==> flow/design.v <==
		module cordic_vec(clk,a0,b0,r,ang);
input signed[15:0]a0,b0;
input clk;
  output signed [15:0]r,ang;
  wire signed [15:0] a1,a2,a3,a4,a5,a6,a7,a8,a9,a10,a11,a12,a13,a14,a15,a16;
  wire signed [15:0] b1,b2,b3,b4,b5,b6,b7,b8,b9,b10,b11,b12,b13,b14,b15,b16;
  wire signed [15:0] angle_x1,angle_x2,angle_x3,angle_x4,angle_x5,angle_x6,angle_x7,angle_x8,angle_x9,angle_x10,angle_x11,angle_x12,angle_x13,angle_x14,angle_x15,angle_x16;
wire signed [15:0] v = 16'd0607;
  vec k1(clk,a0,b0,b0,4'b0,16'b0,a1,b1,angle_x1);
  vec k2(clk,a1,b1,b1,4'd1,angle_x1,a2,b2,angle_x2);
  vec k3(clk,a2,b2,b2,4'd2,angle_x2,a3,b3,angle_x3);
  vec k4(clk,a3,b3,b3,4'd3,angle_x3,a4,b4,angle_x4);
  vec k5(clk,a4,b4,b4,4'd4,angle_x4,a5,b5,angle_x5);
  vec k6(clk,a5,b5,b5,4'd5,angle_x5,a6,b6,angle_x6);
  vec k7(clk,a6,b6,b6,4'd6,angle_x6,a7,b7,angle_x7);
  vec k8(clk,a7,b7,b7,4'd7,angle_x7,a8,b8,angle_x8);
  vec k9(clk,a8,b8,b8,4'd8,angle_x8,a9,b9,angle_x9);
  vec k10(clk,a9,b9,b9,4'd9,angle_x9,a10,b10,angle_x10);
  vec k11(clk,a10,b10,b10,4'd10,angle_x10,a11,b11,angle_x11);
  vec k12(clk,a11,b11,b11,4'd11,angle_x11,a12,b12,angle_x12);
  vec k13(clk,a12,b12,b12,4'd12,angle_x12,a13,b13,angle_x13);
  vec k14(clk,a13,b13,b13,4'd13,angle_x13,a14,b14,angle_x14);
  vec k15(clk,a14,b14,b14,4'd14,angle_x14,a15,b15,angle_x15);
  vec k16(clk,a15,b15,b15,4'd15,angle_x15,a16,b16,angle_x16);
assign  r=v*a16/1000;
assign ang=angle_x16;
endmodule
  module vec(clk,a,b,z,i,angle_y,af,bf,angle_x);
    input signed [15:0]a,b,angle_y,z;
  input clk;
  input [3:0]i;
  output reg signed [15:0]af,bf,angle_x;
    wire [15:0]angle[15:0];
  assign angle[0]=16'd45000;
  assign angle[1]=16'd26570;
  assign angle[2]=16'd14040;
  assign angle[3]=16'd7130;
  assign angle[4]=16'd3580;
  assign angle[5]=16'd1790;
  assign angle[6]=16'd0895;
  assign angle[7]=16'd0448;
  assign angle[8]=16'd0224;
  assign angle[9]=16'd0112;
  assign angle[10]=16'd0056;
  assign angle[11]=16'd0028;
  assign angle[12]=16'd0013;
  assign angle[13]=16'd0007;
  assign angle[14]=16'd0003;
  assign angle[15]=16'd0001;
  always@(posedge clk)
    begin
      if(z < 0)  
   begin
     af<= a - (b>>>i);
     bf<= b + (a>>>i);
     angle_x<=angle_y-angle[i];
     end
  else
    begin
      af<=a+(b>>>i);
      bf<=b-(a>>>i);
      angle_x<=angle_y+angle[i];
      end
    end 
endmodule
Step by step through the tools: cordic_vec
The steps from the RTL of cordic_vec to its reports follow in flow order.
Line numbers count from 1 in the design file above.
Library cell names are shortened.
{"block": "inputs", "top_module": "cordic_vec", "clk_port": "clk", "library": "sky130hd", "lib_corner": "tt_025C_1v80"}

Word level
Source: Yosys, flattened and elaborated, memories not mapped. Widths are those after wreduce; folded enables and synchronous resets count as part of the registers. Registers that Yosys merges into a memory's read port (data or address) are not register bits. Print and check cells do not count. Equal cells are merged and count once.
{"block": "word_totals", "ff_bits": 752, "input_bits": 33, "out_inout_bits": 32}
{"block": "classes", "addsub": 92, "multipliers": 1, "n_div": 1, "cmp": 16, "muxes": 77}
{"block": "op_table", "cell": "two-way mux 16 bit", "count": 77}
{"block": "op_table", "cell": "divider 32 x 11 -> 32 bit with constant B", "count": 1}
{"block": "op_table", "cell": "multiplier 11 x 16 -> 27 bit with constant A", "count": 1}
{"block": "op_table", "cell": "subtractor 16 bit", "count": 17}
{"block": "op_table", "cell": "less-than comparator 16 x 1 -> 1 bit with constant B", "count": 16}
{"block": "op_table", "cell": "adder 16 bit", "count": 16}
{"block": "op_table", "cell": "adder 16 x 10 -> 16 bit", "count": 2}
{"block": "op_table", "cell": "subtractor 16 x 10 -> 16 bit", "count": 2}
{"block": "op_table", "cell": "adder 16 x 11 -> 16 bit", "count": 2}
{"block": "op_table", "cell": "subtractor 16 x 11 -> 16 bit", "count": 2}
{"block": "op_table", "cell": "adder 16 x 12 -> 16 bit", "count": 2}
{"block": "op_table", "cell": "subtractor 16 x 12 -> 16 bit", "count": 2}
{"block": "op_table", "cell": "adder 16 x 13 -> 16 bit", "count": 2}
{"block": "op_table", "cell": "subtractor 16 x 13 -> 16 bit", "count": 2}
{"block": "op_table", "cell": "adder 16 x 14 -> 16 bit", "count": 2}
{"block": "op_table", "cell": "subtractor 16 x 14 -> 16 bit", "count": 2}
{"block": "op_table", "cell": "adder 16 x 15 -> 16 bit", "count": 2}
{"block": "op_table", "cell": "subtractor 16 x 15 -> 16 bit", "count": 2}
{"block": "op_table", "cell": "adder 16 x 2 -> 16 bit", "count": 2}
{"block": "op_table", "cell": "subtractor 16 x 2 -> 16 bit", "count": 2}
{"block": "op_table", "cell": "adder 16 x 3 -> 16 bit", "count": 2}
{"block": "op_table", "cell": "subtractor 16 x 3 -> 16 bit", "count": 2}
{"block": "op_table", "cell": "adder 16 x 4 -> 16 bit", "count": 2}
{"block": "op_table", "cell": "subtractor 16 x 4 -> 16 bit", "count": 2}
{"block": "op_table", "cell": "adder 16 x 5 -> 16 bit", "count": 2}
{"block": "op_table", "cell": "subtractor 16 x 5 -> 16 bit", "count": 2}
{"block": "op_table", "cell": "adder 16 x 6 -> 16 bit", "count": 2}
{"block": "op_table", "cell": "subtractor 16 x 6 -> 16 bit", "count": 2}
Not listed: further kinds 9, cells in them 15.

Depth
Depth = most cells in a row (Yosys ltp): at word level without a register or memory, in the mapped netlist without a sequential cell, where the memories' decode and read muxes count.
{"block": "logic_depth", "word_depth": 4, "ABC_AREA": 0, "mapped_depth": 79}

After synthesis
Yosys stat after the flow's synthesis: flattened, memories mapped to cells. It holds for the ABC_AREA given above (unset counts as 0); a run with the other value may have another netlist.
The area totals of this step are shown rounded.
{"block": "mapped", "cell_count": 6109, "yosys_area_mm2": 0.05419, "flip_flops": 699}
{"block": "types", "type": "dfxtp_1", "count": 699, "type_area_um2": 1.4E+04}
{"block": "types", "type": "ha_1", "count": 784, "type_area_um2": 9.81E+03}
{"block": "types", "type": "xnor2_1", "count": 585, "type_area_um2": 5.12E+03}
{"block": "types", "type": "a21oi_1", "count": 687, "type_area_um2": 3.44E+03}
{"block": "types", "type": "inv_1", "count": 727, "type_area_um2": 2.73E+03}
{"block": "types", "type": "xor2_1", "count": 310, "type_area_um2": 2.72E+03}
{"block": "types", "type": "fa_1", "count": 119, "type_area_um2": 2.38E+03}
{"block": "types", "type": "o21bai_1", "count": 283, "type_area_um2": 2.12E+03}
{"block": "types", "type": "nor2_1", "count": 355, "type_area_um2": 1.33E+03}
{"block": "types", "type": "a21o_1", "count": 174, "type_area_um2": 1.31E+03}
{"block": "types", "type": "o21ai_0", "count": 243, "type_area_um2": 1.22E+03}
{"block": "types", "type": "nand2_1", "count": 200, "type_area_um2": 750.72}
{"block": "types", "type": "nor3_1", "count": 114, "type_area_um2": 570.547}
{"block": "types", "type": "mux2i_1", "count": 39, "type_area_um2": 390.374}
{"block": "types", "type": "mux2_2", "count": 25, "type_area_um2": 281.52}
{"block": "types", "type": "nand3_1", "count": 52, "type_area_um2": 260.25}
{"block": "types", "type": "a31oi_1", "count": 35, "type_area_um2": 218.96}
{"block": "types", "type": "clkbuf_1", "count": 52, "type_area_um2": 195.187}
Not listed: further types 130, cells in them 626.
By module: a second synthesis without flattening, with its own total; a netlist apart from the flattened one above.
{"block": "unflattened", "cells_unflattened": 12024, "hier_area_mm2": 0.09995}
Rows give one instance, submodules left out.
{"block": "modules", "mod": "vec", "n_inst": 16, "n_cells": 665, "area_mm2": 0.005578, "seq_area_mm2": 0.0009609}
{"block": "modules", "mod": "cordic_vec", "n_inst": 1, "n_cells": 1384, "area_mm2": 0.0107, "seq_area_mm2": 0}

Path before layout
Path of least setup slack by OpenSTA after synthesis, without wires, with an ideal clock, recovery checks aside; 20% of the period is set as input and as output delay. Where synthesis merged equal registers, the netlist keeps one of their names.
{"block": "synth_timing", "path_type": "register to output", "from": "register k16.af[15]", "to": "output r[8]", "period_ns": 32.0, "output_delay_ns": 6.400, "t_first_pin_ns": 0.000, "arrival_ns": 18.035, "t_required_ns": 25.600, "setup_slack_ns": 7.565, "delay_ns": 18.035, "path_stages": 68, "n_path_buf": 6, "synth_period_reached_ns": 24.435}
"delay_ns" = arrival - input delay + setup time.
A path that ends at an output port has no setup time.
"path_stages": output pins that drive a net of the path, with the launching flip-flop's if there is one; two outputs of one cell count as two.
"synth_period_reached_ns" is the clock period less the worst setup slack; recovery checks do not enter. This is arithmetic on one report: input and output delays are still those of the set period (20% each).
The rows between start and end are the longest chain of elaborated cells between them; the timing report does not say that the signal goes this way. Where chains are equally long, one stands for them.
A line is the first line of the expression or statement that the cell stems from. Yosys adds cells for indexed reads and writes and turns some case tables into memories.
{"block": "synth_via", "path_cell_list": "dfxtp_1 fa_1 ha_1 fa_1 fa_1 inv_1 fa_1 inv_1 ha_1 buf_4 and3_1 or4b_1 o41ai_1 nor2_1 o41a_1 and2_1 buf_6 or3_1 [... 32 more ...] o31a_1 buf_4 o2111ai_2 xor2_2 o22ai_2 a21oi_2 o41a_1 a2111oi_2 o21ai_2 and2_4 buf_6 a2111o_1 a221o_1 a221oi_4 ha_1 and2_1 a31oi_1 xnor2_1", "elab_chain_len": 2}
{"block": "synth_rtl", "element": "start: declaration", "line_no": 32, "text": "output reg signed [15:0]af,bf,angle_x;"}
{"block": "synth_rtl", "element": "start: assignment", "line_no": 54, "text": "af<= a - (b>>>i);"}
{"block": "synth_rtl", "element": "start: assignment", "line_no": 60, "text": "af<=a+(b>>>i);"}
{"block": "synth_rtl", "element": "multiplier 11 x 16 -> 27 bit", "line_no": 25, "text": "assign  r=v*a16/1000;"}
{"block": "synth_rtl", "element": "divider 32 x 11 -> 32 bit", "line_no": 25}
{"block": "synth_rtl", "element": "end: declaration", "line_no": 4, "text": "output signed [15:0]r,ang;"}

Worst path after layout
From the final timing report of record 1: the path of least setup slack in the routed layout; clock arrival at registers is part of the times.
{"block": "layout_timing", "path_type": "register to output", "from": "register k16.af[2]", "to": "output r[6]", "period_ns": 32.0, "output_delay_ns": 6.40, "t_first_pin_ns": 0.66, "arrival_ns": 19.72, "t_required_ns": 25.60, "setup_slack_ns": 5.88, "path_stages": 68, "n_path_buf": 3}
The rows between start and end are the longest chain of elaborated cells between them; the timing report does not say that the signal goes this way. Where chains are equally long, one stands for them.
{"block": "layout_via", "path_cell_list": "dfxtp_2 inv_1 fa_1 inv_1 ha_1 inv_1 fa_1 fa_1 fa_1 inv_1 ha_2 a21o_1 a31o_1 o211ai_1 nand2_1 o21ai_1 a211oi_4 and4_1 [... 32 more ...] o221a_2 o31a_4 o2111ai_4 xor2_2 o22ai_2 a21oi_4 o41a_1 a2111oi_4 o21ai_2 and2_4 a2111o_1 a221o_1 a221oi_4 ha_1 and2_2 a21oi_1 xnor2_1 clkdlybuf4s50_1", "elab_chain_len": 2}
{"block": "layout_rtl", "element": "start: declaration", "line_no": 32, "text": "output reg signed [15:0]af,bf,angle_x;"}
{"block": "layout_rtl", "element": "start: assignment", "line_no": 54, "text": "af<= a - (b>>>i);"}
{"block": "layout_rtl", "element": "start: assignment", "line_no": 60, "text": "af<=a+(b>>>i);"}
{"block": "layout_rtl", "element": "multiplier 11 x 16 -> 27 bit", "line_no": 25, "text": "assign  r=v*a16/1000;"}
{"block": "layout_rtl", "element": "divider 32 x 11 -> 32 bit", "line_no": 25}
{"block": "layout_rtl", "element": "end: declaration", "line_no": 4, "text": "output signed [15:0]r,ang;"}

Ticket comment

5 stored runs of cordic_vec in the flow (synthesis by Yosys, layout by OpenROAD, sky130hd cells), in arbitrary order. Constraints: input delay and output delay 20% of the set period each, output load 0.01 pF.
"clock_period_reached_ns" = clock period - worst setup slack. The figure is calculated, with input and output delays left at 20% of the set period.
"worst_setup_path_time_ns" = time allowed to the worst setup path (clock period - input delay - output delay, where it has them) - its slack; a late launch clock adds to it, a late capture clock takes from it.
Measured values are rounded.

{"run": "record 1", "settings": { "CORE_ASPECT_RATIO": 1.77, "CORE_UTILIZATION": 40, "SETUP_SLACK_MARGIN": 5.0, "period_ns": 32.0, "CAP_MARGIN": 20, "CORE_MARGIN": 2, "SLEW_MARGIN": 20 }, "results": { "finish.stdcell_area_mm2": 0.06043, "dieArea_mm2": 0.1386, "final_setup_ws_ns": 5.878, "clock_period_reached_ns": 26.122, "yosys_chip_area_mm2": 0.05419, "setup_tns_ns": 0.000, "worst_setup_path_time_ns": 19.72, "path_kind": "register to output", "ws_hold_ns": 0.329, "finish.utilization_pct": 45.0 }}
{"run": "record 2", "settings": { "ABC_AREA": 1, "CELL_PAD_IN_SITES_DETAIL_PLACEMENT": 2, "CELL_PAD_IN_SITES_GLOBAL_PLACEMENT": 2, "CORE_ASPECT_RATIO": 1.77, "CORE_UTILIZATION": 40, "CTS_CLUSTER_DIAMETER": 207, "CTS_CLUSTER_SIZE": 67, "MIN_ROUTING_LAYER": "met2", "SETUP_SLACK_MARGIN": 5.0, "period_ns": 32.0, "CAP_MARGIN": 20, "CORE_MARGIN": 2, "SLEW_MARGIN": 20 }, "results": { "finish.stdcell_area_mm2": 0.05738, "yosys_chip_area_mm2": 0.0542, "clock_period_reached_ns": 24.959, "setup_tns_ns": 0.000, "dieArea_mm2": 0.1386, "final_setup_ws_ns": 7.041, "finish.utilization_pct": 42.7, "ws_hold_ns": 0.349, "worst_setup_path_time_ns": 18.56, "path_kind": "register to output" }}
{"run": "record 3", "settings": { "ABC_AREA": 1, "CAP_MARGIN": 20, "CELL_PAD_IN_SITES_DETAIL_PLACEMENT": 1, "CORE_ASPECT_RATIO": 1.71, "CORE_UTILIZATION": 17, "GPL_TIMING_DRIVEN": 0, "MIN_ROUTING_LAYER": "met2", "PLACE_DENSITY_LB_ADDON": 0.29, "SLEW_MARGIN": 30, "period_ns": 16.5, "CORE_MARGIN": 2 }, "results": { "finish.utilization_pct": 21.4, "setup_tns_ns": -41.92, "final_setup_ws_ns": -3.068, "clock_period_reached_ns": 19.568, "ws_hold_ns": 0.318, "yosys_chip_area_mm2": 0.0542, "dieArea_mm2": 0.3235, "finish.stdcell_area_mm2": 0.06821, "worst_setup_path_time_ns": 16.27, "path_kind": "register to output" }}
{"run": "record 4", "settings": { "ABC_AREA": 0, "CAP_MARGIN": 35, "CELL_PAD_IN_SITES_DETAIL_PLACEMENT": 1, "CORE_ASPECT_RATIO": 1.67, "CORE_MARGIN": 7, "CTS_CLUSTER_DIAMETER": 263, "CTS_CLUSTER_SIZE": 74, "GPL_ROUTABILITY_DRIVEN": 0, "GPL_TIMING_DRIVEN": 1, "HOLD_SLACK_MARGIN": 0.2, "MAX_ROUTING_LAYER": "met5", "PLACE_DENSITY_LB_ADDON": 0.1, "SETUP_SLACK_MARGIN": 1.48, "SLEW_MARGIN": 30, "period_ns": 17.6, "CORE_UTILIZATION": 40 }, "results": { "setup_tns_ns": -62.41, "dieArea_mm2": 0.1463, "worst_setup_path_time_ns": 18.09, "path_kind": "register to output", "ws_hold_ns": 0.311, "yosys_chip_area_mm2": 0.05419, "final_setup_ws_ns": -4.013, "clock_period_reached_ns": 21.613, "finish.stdcell_area_mm2": 0.06353, "finish.utilization_pct": 47.2 }}
{"run": "record 5", "settings": { "CELL_PAD_IN_SITES_DETAIL_PLACEMENT": 1, "CELL_PAD_IN_SITES_GLOBAL_PLACEMENT": 3, "CORE_ASPECT_RATIO": 0.64, "CORE_UTILIZATION": 21, "CTS_CLUSTER_DIAMETER": 368, "HOLD_SLACK_MARGIN": 0.29, "MAX_ROUTING_LAYER": "met5", "PLACE_DENSITY_LB_ADDON": 0.18, "SETUP_SLACK_MARGIN": 5.0, "SLEW_MARGIN": 20, "period_ns": 28.0, "CAP_MARGIN": 20, "CORE_MARGIN": 2 }, "results": { "clock_period_reached_ns": 24.319, "finish.stdcell_area_mm2": 0.06568, "setup_tns_ns": 0.000, "finish.utilization_pct": 25.5, "dieArea_mm2": 0.2623, "final_setup_ws_ns": 3.681, "yosys_chip_area_mm2": 0.05419, "ws_hold_ns": 0.312, "worst_setup_path_time_ns": 18.72, "path_kind": "register to output" }}
